==> flow/design.v <==
`timescale 1ns / 1ps
module BlockA(
	input a,
	input b,
	input c_in,
	output s,
	output g,
	output p
	);
assign s = a ^ b ^ c_in;
assign g = a & b;
assign p = a | b;
endmodule
module BlockB(
	input c_in,
	input G_ij,
	input G_jk,
	input P_ij,
	input P_jk,
	output c_pass,
	output c_out,
	output G_out,
	output P_out
	);
assign G_out = G_jk | (P_jk & G_ij);
assign P_out = P_jk & P_ij;
assign c_pass = c_in;
assign c_out = G_ij | (P_ij & c_in);
endmodule
`timescale 1ns / 1ps
module EightBitAdder(
    input [7:0] a,
    input [7:0] b,
	 input carry_in,
    output [7:0] s,
    output carry_out
    );
		wire c [0:14];
		wire g [0:14];
		wire p [0:14];
		assign c[14] = carry_in;
		assign carry_out = g[14]|(p[14]&carry_in);
		generate
		genvar i;
			for(i = 0; i<8; i = i+1)
			begin: Block_Generator
				BlockA A(
					.a(a[i]),
					.b(b[i]),
					.s(s[i]),
					.g(g[i]),
					.p(p[i]),
					.c_in(c[i])
					);
				if	(i < 7)
					BlockB B(
						.c_in(c[i+8]),
						.c_pass(c[2*i]),
						.c_out(c[2*i+1]),
						.G_ij(g[2*i]),
						.G_jk(g[2*i+1]),
						.G_out(g[i+8]),
						.P_ij(p[2*i]),
						.P_jk(p[2*i+1]),
						.P_out(p[i+8])
						);
			end
		endgenerate
endmodule
`timescale 1ns / 1ps
module AddSubCLA129Bits(
		input [128:0] a,
		input [128:0] b,
		input add_sub,
		output [128:0] s,
		output carry_out
		);
		wire c [0:254];
		wire g [0:254];
		wire p [0:254];
		wire b_add_sub [128:0];
		wire [1:0] g_con, p_con;
		wire c_con;
		assign carry_out = (g_con[1]|(p_con[1]&add_sub))^add_sub;
		generate
		genvar i;
			for(i = 0; i<129; i = i+1)
			begin: Block_Generator
				if (i < 128)
					BlockA A(
						.a(a[i]),
						.b(b_add_sub[i]),
						.s(s[i]),
						.g(g[i]),
						.p(p[i]),
						.c_in(c[i])
						);
				if	(i < 127)
					BlockB B(
						.c_in(c[i+128]),
						.c_pass(c[2*i]),
						.c_out(c[2*i+1]),
						.G_ij(g[2*i]),
						.G_jk(g[2*i+1]),
						.G_out(g[i+128]),
						.P_ij(p[2*i]),
						.P_jk(p[2*i+1]),
						.P_out(p[i+128])
						);
				assign b_add_sub[i] = b[i]^add_sub;
			end
		endgenerate
		BlockA LastBit_A(
			.a(a[128]),
			.b(b_add_sub[128]),
			.s(s[128]),
			.g(g_con[0]),
			.p(p_con[0]),
			.c_in(c_con)
			);
		BlockB B_08(
			.c_in(add_sub),
			.c_pass(c[254]),
			.c_out(c_con),
			.G_ij(g[254]),
			.G_jk(g_con[0]),
			.G_out(g_con[1]),
			.P_ij(p[254]),
			.P_jk(p_con[0]),
			.P_out(p_con[1])
			);
endmodule
`timescale 1ns / 1ps
module SequentialNonrestoringDivider128Bit(
    input [127:0] dividend_q,
    input [127:0] divisor_m,
    input clk,
	 input reset_n,
    output [127:0] quotient,
	 output [127:0] remainder,
	 output done
    );
	parameter [2:0] 	START = 3'b000,
							SHIFT = 3'b001,
							ACCUM = 3'b010,
							FIX_REMAINDER = 3'b011,
							DONE = 3'b100;
	reg [2:0] state;
	reg [7:0] count;
	reg [127:0] q_shift;
	reg [129:0] a_shift;
	reg add_sub_control;
	wire [129:0] add_sub_out;
	wire [7:0] count_plusone;
	EightBitAdder count_inc (
		.a(count),
		.b(8'b0),
		.carry_in(1'b1),
		.s(count_plusone),
		.carry_out()
		);
	wire add_sub_carry;
	AddSubCLA129Bits add_sub (
		.a(a_shift[128:0]), 
		.b({1'b0, divisor_m}), 
		.add_sub(add_sub_control), 
		.s(add_sub_out[128:0]), 
		.carry_out(add_sub_carry)
		);
	assign add_sub_out[129] = a_shift[129] ^ add_sub_carry;
	always @(posedge clk or negedge reset_n)
	begin
		if (!reset_n) 
			state <= START;
		else
		begin
			case (state)
				START: 			begin
									q_shift <= dividend_q;
									a_shift <= 130'h0;
									add_sub_control <= 1;
									count <= 8'h00;
									state <= SHIFT;
									end
				SHIFT: 			begin
									count <= count + 1;
									{a_shift, q_shift} <= {a_shift[128:0], q_shift, 1'b0};
									state <= ACCUM;
									end
				ACCUM:			begin
									a_shift <= add_sub_out[129:0];
									if (add_sub_out[129])
										begin
										add_sub_control <= 0;
										q_shift[0] <= 0;
										end
									else
										begin
										add_sub_control <= 1;
										q_shift[0] <= 1;
										end
									state <= (count == 8'b10000000)? FIX_REMAINDER : SHIFT;
									end
				FIX_REMAINDER:	begin
									if (a_shift[129])
										begin
										add_sub_control <= 0;
										a_shift <= add_sub_out[129:0];
										state <= FIX_REMAINDER;
										end
									else
										begin
										state <= DONE;
										end
									end
				DONE:				begin
									state <= DONE;
									end
			endcase
		end
	end
	assign done = state[2];
	assign quotient = q_shift;
	assign remainder = a_shift[127:0];
endmodule
Reports on SequentialNonrestoringDivider128Bit. Tool output for the design above before and after an edit, in the order of the flow. Lines under "original" count in the file above, lines under "edited" in the edited file. "difference": "edited" minus "original" as printed here. "relative change": 100 x difference / "original". Library cell names are shortened. A cell with n/a has no value.

Design top: SequentialNonrestoringDivider128Bit. Clock port: clk. Library: sky130hd. Timing corner: tt_025C_1v80.

Diff. The edit as a unified diff against the file above. This change comes from a script, not from a designer. The edited design behaves differently; no optimisation was intended.

```diff
@@ -134,5 +134,5 @@
 module SequentialNonrestoringDivider128Bit(
     input [127:0] dividend_q,
-    input [127:0] divisor_m,
+    input [127:0] divisor_m_i,
     input clk,
 	 input reset_n,
@@ -141,4 +141,6 @@
 	 output done
     );
+	reg [127:0] divisor_m;
+	always @(posedge clk) divisor_m <= divisor_m_i;
 	parameter [2:0] 	START = 3'b000,
 							SHIFT = 3'b001,
```

Word-level counts. Yosys after proc, flatten, opt, wreduce and memory -nomap, before mapping. Print and check cells are not counted. Equal cells are merged and count once.

Word-level totals: bits in registers (original 270, edited 398, difference +128, relative change +47.41%); input bits (original 258, edited 258, difference 0, relative change 0.00%); word-level cells (original 1324, edited 1325, difference +1, relative change +0.08%).

Cells by class: add/sub/neg operators (original 1, edited 1, difference 0, relative change 0.00%); equality and inequality tests (original 6, edited 6, difference 0, relative change 0.00%); multiplexer cells (original 11, edited 11, difference 0, relative change 0.00%); bitwise logic cells (original 1288, edited 1288, difference 0, relative change 0.00%); reductions and logical operators (original 11, edited 11, difference 0, relative change 0.00%).

Operators with widths: 1-bit bitwise AND (original 514, edited 514, difference 0, relative change 0.00%); 1-bit XOR (original 388, edited 388, difference 0, relative change 0.00%); 1-bit OR (original 386, edited 386, difference 0, relative change 0.00%); 2-bit AND reduction (original 3, edited 3, difference 0, relative change 0.00%); 3-bit by 2-bit equality test with 1-bit output with constant B (original 2, edited 2, difference 0, relative change 0.00%); 1-bit 2-to-1 mux (original 2, edited 2, difference 0, relative change 0.00%); 1-bit case mux with 3-bit select (original 2, edited 2, difference 0, relative change 0.00%); 3-bit AND reduction (original 2, edited 2, difference 0, relative change 0.00%); 3-bit nonzero test (original 2, edited 2, difference 0, relative change 0.00%); 8-bit by 1-bit adder with 8-bit output with constant B (original 1, edited 1, difference 0, relative change 0.00%); 3-bit by 1-bit equality test with 1-bit output with constant B (original 1, edited 1, difference 0, relative change 0.00%); 3-bit equality test with constant B (original 1, edited 1, difference 0, relative change 0.00%); 8-bit equality test with constant B (original 1, edited 1, difference 0, relative change 0.00%); 3-bit logical NOT (original 1, edited 1, difference 0, relative change 0.00%); 130-bit 2-to-1 mux (original 1, edited 1, difference 0, relative change 0.00%); 2-bit 2-to-1 mux (original 1, edited 1, difference 0, relative change 0.00%); 3-bit 2-to-1 mux (original 1, edited 1, difference 0, relative change 0.00%); 2-bit inequality test with constant B (original 1, edited 1, difference 0, relative change 0.00%); 127-bit case mux with 2-bit select (original 1, edited 1, difference 0, relative change 0.00%); 130-bit case mux with 4-bit select (original 1, edited 1, difference 0, relative change 0.00%); 3-bit case mux with 5-bit select (original 1, edited 1, difference 0, relative change 0.00%); 8-bit case mux with 2-bit select (original 1, edited 1, difference 0, relative change 0.00%); 2-bit nonzero test (original 1, edited 1, difference 0, relative change 0.00%); 4-bit nonzero test (original 1, edited 1, difference 0, relative change 0.00%); 5-bit nonzero test (original 1, edited 1, difference 0, relative change 0.00%).

Depth. Yosys ltp: most cells in a row. Word level: on the elaborated netlist, between registers, memories and ports. Mapped: between sequential cells and ports; inverters and the memories' decode and read muxes count.

Depth: word-level depth (original 30, edited 30, difference 0, relative change 0.00%); ABC_AREA (original 0, edited 0); mapped depth (original 22, edited 21, difference -1, relative change -4.55%); mapped depth without buffers (original 19, edited 18, difference -1, relative change -5.26%).

Netlist. Source: synth_stat.txt of the flow (Yosys; design flattened, memories mapped). It holds for the ABC_AREA given above (unset counts as 0); a run with the other value may have another netlist.

Cell types: dfxtp_1 (original 0, edited 128, difference +128); a21o_1 (original 14, edited 6, difference -8, relative change -57.14%); nor2b_1 (original 7, edited 14, difference +7, relative change +100.00%); inv_1 (original 339, edited 333, difference -6, relative change -1.77%); o21ai_0 (original 48, edited 54, difference +6, relative change +12.50%); nor3_1 (original 5, edited 11, difference +6, relative change +120.00%); o211ai_1 (original 0, edited 6, difference +6); nor2_1 (original 89, edited 84, difference -5, relative change -5.62%); a21oi_1 (original 71, edited 76, difference +5, relative change +7.04%); o31ai_1 (original 13, edited 8, difference -5, relative change -38.46%); a21boi_1 (original 5, edited 0, difference -5, relative change -100.00%); or2_2 (original 3, edited 8, difference +5, relative change +166.67%); nand2_1 (original 440, edited 444, difference +4, relative change +0.91%); o21bai_1 (original 20, edited 16, difference -4, relative change -20.00%); o21a_1 (original 5, edited 1, difference -4, relative change -80.00%); or3_1 (original 2, edited 6, difference +4, relative change +200.00%); nor4_1 (original 20, edited 17, difference -3, relative change -15.00%); a221oi_1 (original 8, edited 5, difference -3, relative change -37.50%).

Not every row of either side is listed.

Mapped netlist: standard cells after synthesis (original 2250, edited 2403, difference +153, relative change +6.80%); chip area (Yosys) (mm2) (original 0.0213567, edited 0.0240881, difference +0.0027314, relative change +12.79%); area of sequential cells (mm2) (original 0.0080928, edited 0.0106552, difference +0.0025624, relative change +31.66%); flip-flops (original 270, edited 398, difference +128, relative change +47.41%); buffer cells (original 203, edited 203, difference 0, relative change 0.00%).

The figures by module come from a second, unflattened synthesis with its own total; it is not the netlist above.

Second synthesis, totals: cell total of the unflattened synthesis (original 2461, edited 2590, difference +129, relative change +5.24%); area total of the unflattened synthesis (mm2) (original 0.0232435, edited 0.025811, difference +0.0025675, relative change +11.05%).

Each row is one instance without its submodules.

By module, original: SequentialNonrestoringDivider128Bit (instances 1, cells 1029, area 0.0123506 mm2); BlockA (instances 129, cells 6, area 0.000045 mm2); BlockB (instances 128, cells 4, area 0.0000288 mm2); AddSubCLA129Bits (instances 1, cells 146, area 0.0013988 mm2).

By module, edited: SequentialNonrestoringDivider128Bit (instances 1, cells 1158, area 0.0149181 mm2); BlockA (instances 129, cells 6, area 0.000045 mm2); BlockB (instances 128, cells 4, area 0.0000288 mm2); AddSubCLA129Bits (instances 1, cells 146, area 0.0013988 mm2).

Timing after synthesis. OpenSTA on the mapped netlist: ideal clock, no wires. The path of least setup slack (recovery checks aside). Input and output delay are each 20% of the period. Register names are those of the netlist, which keeps one name where synthesis merged equal registers.

Path post-synthesis: path kind (original input-to-reg, edited input-to-reg); start (original input port reset_n, edited input port reset_n); end (original register count[0], edited register count[0]); period (ns) (original 5.5, edited 5.5, difference 0.0, relative change 0.00%); input delay (ns) (original 1.100, edited 1.100, difference 0.000, relative change 0.00%); setup time (ns) (original 0.631, edited 0.631, difference 0.000); launch time at the first pin (ns) (original 1.100, edited 1.100, difference 0.000, relative change 0.00%); data arrival time (ns) (original 6.823, edited 6.823, difference 0.000, relative change 0.00%); slack (ns) (original -1.955, edited -1.955, difference 0.000); path delay (ns) (original 6.354, edited 6.354, difference 0.000, relative change 0.00%); stages (original 2, edited 2, difference 0, relative change 0.00%); buffers on the path (original 0, edited 0, difference 0); period reached after synthesis (ns) (original 7.455, edited 7.455, difference 0.000, relative change 0.00%).

"path delay" = arrival - input delay + setup time. "stages" counts driving pins, that of a launching flip-flop among them; a cell with two outputs on the path counts twice. "period reached after synthesis" is the clock period less the worst setup slack; recovery checks do not enter. This is arithmetic on one report: input and output delays are still those of the set period (20% each). The rows between start and end are the longest chain of elaborated cells between them; the timing report does not say that the signal goes this way. Where chains are equally long, one stands for them. A line is the first line of the expression or statement that the cell stems from. Yosys adds cells for indexed reads and writes and turns some case tables into memories.

Between the ends, post-synthesis, original:
Path through: nand2b_1 nor2_1. For length of the longest elaborated chain the number is 1. For elaborated cells between the ends (all ways) the number is 1. The entry for source lines of those cells reads 0. Classes of those cells: reduce/logical: 1.

Ends and longest elaborated chain, post-synthesis, original: start, declared (RTL line 138) `input reset_n,`; 2-bit AND reduction; end, assigned (RTL line 182) `count <= 8'h00;`; end, assigned (RTL line 186) `count <= count + 1;`; end, declared (RTL line 149) `reg [7:0] count;`.

Between the ends, post-synthesis, edited:
Path through: nand2b_1 nor2_1. For length of the longest elaborated chain the number is 1. For elaborated cells between the ends (all ways) the number is 1. The entry for source lines of those cells reads 0. Classes of those cells: reduce/logical: 1.

Ends and longest elaborated chain, post-synthesis, edited: start, declared (RTL line 138) `input reset_n,`; 2-bit AND reduction; end, assigned (RTL line 184) `count <= 8'h00;`; end, assigned (RTL line 188) `count <= count + 1;`; end, declared (RTL line 151) `reg [7:0] count;`.

Path in the finished layout. Path of least setup slack in the final report of the runs of set A (OpenROAD, finished layout, wires in). Where an end is a register, its clock arrival counts in the times.

Path post-layout: path kind (original input-to-reg, edited reg-to-reg); start (original input port divisor_m[10], edited register add_sub_control); end (original register a_shift[127], edited register a_shift[103]); period (ns) (original 5.5, edited 5.5, difference 0.0, relative change 0.00%); input delay (ns) (original 1.10); setup time (ns) (original 0.28, edited 0.30, difference +0.02); launch time at the first pin (ns) (original 1.10, edited 0.57, difference -0.53, relative change -48.18%); data arrival time (ns) (original 5.43, edited 5.37, difference -0.06, relative change -1.10%); slack (ns) (original 0.32, edited 0.41, difference +0.09); stages (original 20, edited 21, difference +1, relative change +5.00%); buffers on the path (original 3, edited 3, difference 0, relative change 0.00%).

The rows between start and end are the longest chain of elaborated cells between them; the timing report does not say that the signal goes this way. Where chains are equally long, one stands for them. A register here has more assigning lines than the two given.

Between the ends, post-layout, original:
Path through: clkdlybuf4s50_1 xor2_2 inv_1 ha_1 nor4_4 nand3_1 a21oi_2 nor4_2 buf_4 nor3_2 o211a_1 o211ai_2 o31a_1 o41ai_4 buf_4 o21a_1 nor2_1 fa_1 xor2_1 o22ai_1. For length of the longest elaborated chain the number is 28. For elaborated cells between the ends (all ways) the number is 38. The entry for source lines of those cells reads 9. Classes of those cells: mux: 2; logic: 36.

Ends and longest elaborated chain, post-layout, original: start, declared (RTL line 136) `input [127:0] divisor_m,`; 1-bit XOR (RTL line 110) `assign b_add_sub[i] = b[i]^add_sub;`; 1-bit bitwise AND (RTL line 11) `assign g = a & b;`; 1-bit bitwise AND (RTL line 25) `assign G_out = G_jk | (P_jk & G_ij);`; 1-bit OR x2 (RTL line 25); 1-bit bitwise AND (RTL line 25); 1-bit OR x2 (RTL line 25); 1-bit bitwise AND (RTL line 25); (+12 left out); 1-bit bitwise AND (RTL line 28) `assign c_out = G_ij | (P_ij & c_in);`; 1-bit OR (RTL line 28); 1-bit bitwise AND (RTL line 28); 1-bit OR (RTL line 28); 1-bit XOR (RTL line 10) `assign s = a ^ b ^ c_in;`; 130-bit 2-to-1 mux (RTL line 205) `if (a_shift[129])`; 130-bit case mux with 4-bit select (RTL line 177) `case (state)`; end, assigned (RTL line 191) `a_shift <= add_sub_out[129:0];`; end, assigned (RTL line 208) `a_shift <= add_sub_out[129:0];`; end, declared (RTL line 151) `reg [129:0] a_shift;`.

Between the ends, post-layout, edited:
Path through: edfxtp_1 buf_4 buf_12 buf_12 xor2_1 inv_1 ha_1 nor4_2 nand2_1 nor4_4 nand2_2 a2111oi_4 nor2_1 a21boi_2 a21o_1 a21o_1 a21oi_1 a221o_1 fa_1 xor2_1 o22ai_1. For length of the longest elaborated chain the number is 26. For elaborated cells between the ends (all ways) the number is 618. The entry for source lines of those cells reads 9. Classes of those cells: mux: 2; logic: 616.

Ends and longest elaborated chain, post-layout, edited: start, declared (RTL line 154) `reg add_sub_control;`; start, assigned (RTL line 183) `add_sub_control <= 1;`; start, assigned (RTL line 196) `add_sub_control <= 0;`; 1-bit XOR (RTL line 110) `assign b_add_sub[i] = b[i]^add_sub;`; 1-bit OR (RTL line 12) `assign p = a | b;`; 1-bit bitwise AND (RTL line 25) `assign G_out = G_jk | (P_jk & G_ij);`; 1-bit OR (RTL line 25); 1-bit bitwise AND (RTL line 25); 1-bit OR (RTL line 25); 1-bit bitwise AND (RTL line 25); (+12 left out); 1-bit bitwise AND (RTL line 28) `assign c_out = G_ij | (P_ij & c_in);`; 1-bit OR (RTL line 28); 1-bit bitwise AND (RTL line 28); 1-bit OR (RTL line 28); 1-bit XOR (RTL line 10) `assign s = a ^ b ^ c_in;`; 130-bit 2-to-1 mux (RTL line 207) `if (a_shift[129])`; 130-bit case mux with 4-bit select (RTL line 179) `case (state)`; end, assigned (RTL line 193) `a_shift <= add_sub_out[129:0];`; end, assigned (RTL line 210) `a_shift <= add_sub_out[129:0];`; end, declared (RTL line 153) `reg [129:0] a_shift;`.

Measured runs. Both versions went through the flow (Yosys, OpenROAD) with the same settings in each pair. Constraints: input delay and output delay 20% of the set period each, output load 0.01 pF.

Settings, set A:
Under CORE_UTILIZATION stands 40. Under period_ns stands 5.5. CAP_MARGIN: 20. The entry for CORE_MARGIN reads 2. SLEW_MARGIN: 20.

Results, set A: area of the synthesized netlist (mm2) (original 0.0213567, edited 0.0240881, difference +0.0027314, relative change +12.79%); die area (mm2) (original 0.0552556, edited 0.0622004, difference +0.0069448, relative change +12.57%); standard-cell area after layout (mm2) (original 0.0279706, edited 0.0308721, difference +0.0029015, relative change +10.37%); final utilization (%) (original 53.1, edited 52.1, difference -1.0); setup slack of the critical path (ns) (original 0.323, edited 0.408, difference +0.085); sum of negative setup slack (ns) (original 0.000, edited 0.000, difference 0.000); lowest hold slack (ns) (original 0.535, edited 0.535, difference 0.000); power consumption (mW) (original 5.206, edited 7.075, difference +1.869, relative change +35.90%); period reached (ns) (original 5.177, edited 5.092, difference -0.085, relative change -1.64%).

Settings, set B:
The entry for ABC_AREA reads 1. The figure for CELL_PAD_IN_SITES_DETAIL_PLACEMENT is 1. Under CORE_UTILIZATION stands 38. The entry for CTS_CLUSTER_DIAMETER reads 318. For PLACE_DENSITY the number is 0.76. Under SETUP_SLACK_MARGIN stands 0.42. Under TNS_END_PERCENT stands 40. Under period_ns stands 7.88. CAP_MARGIN: 20. The entry for CORE_MARGIN reads 2. SLEW_MARGIN: 20.

Results, set B: area of the synthesized netlist (mm2) (original 0.0215732, edited 0.0240581, difference +0.0024849, relative change +11.52%); die area (mm2) (original 0.0586923, edited 0.065339, difference +0.0066467, relative change +11.32%); standard-cell area after layout (mm2) (original 0.0277191, edited 0.0308333, difference +0.0031142, relative change +11.23%); final utilization (%) (original 49.3, edited 49.1, difference -0.2); setup slack of the critical path (ns) (original 2.744, edited 3.388, difference +0.644); sum of negative setup slack (ns) (original 0.000, edited 0.000, difference 0.000); lowest hold slack (ns) (original 0.551, edited 0.551, difference 0.000); power consumption (mW) (original 4.162, edited 5.694, difference +1.532, relative change +36.81%); period reached (ns) (original 5.136, edited 4.492, difference -0.644, relative change -12.54%).

"period reached" means the clock period less the worst setup slack. The figure is calculated, with input and output delays left at 20% of the set period. "power consumption" rests on the timing tool's default activity at the inputs, not on a simulated workload.
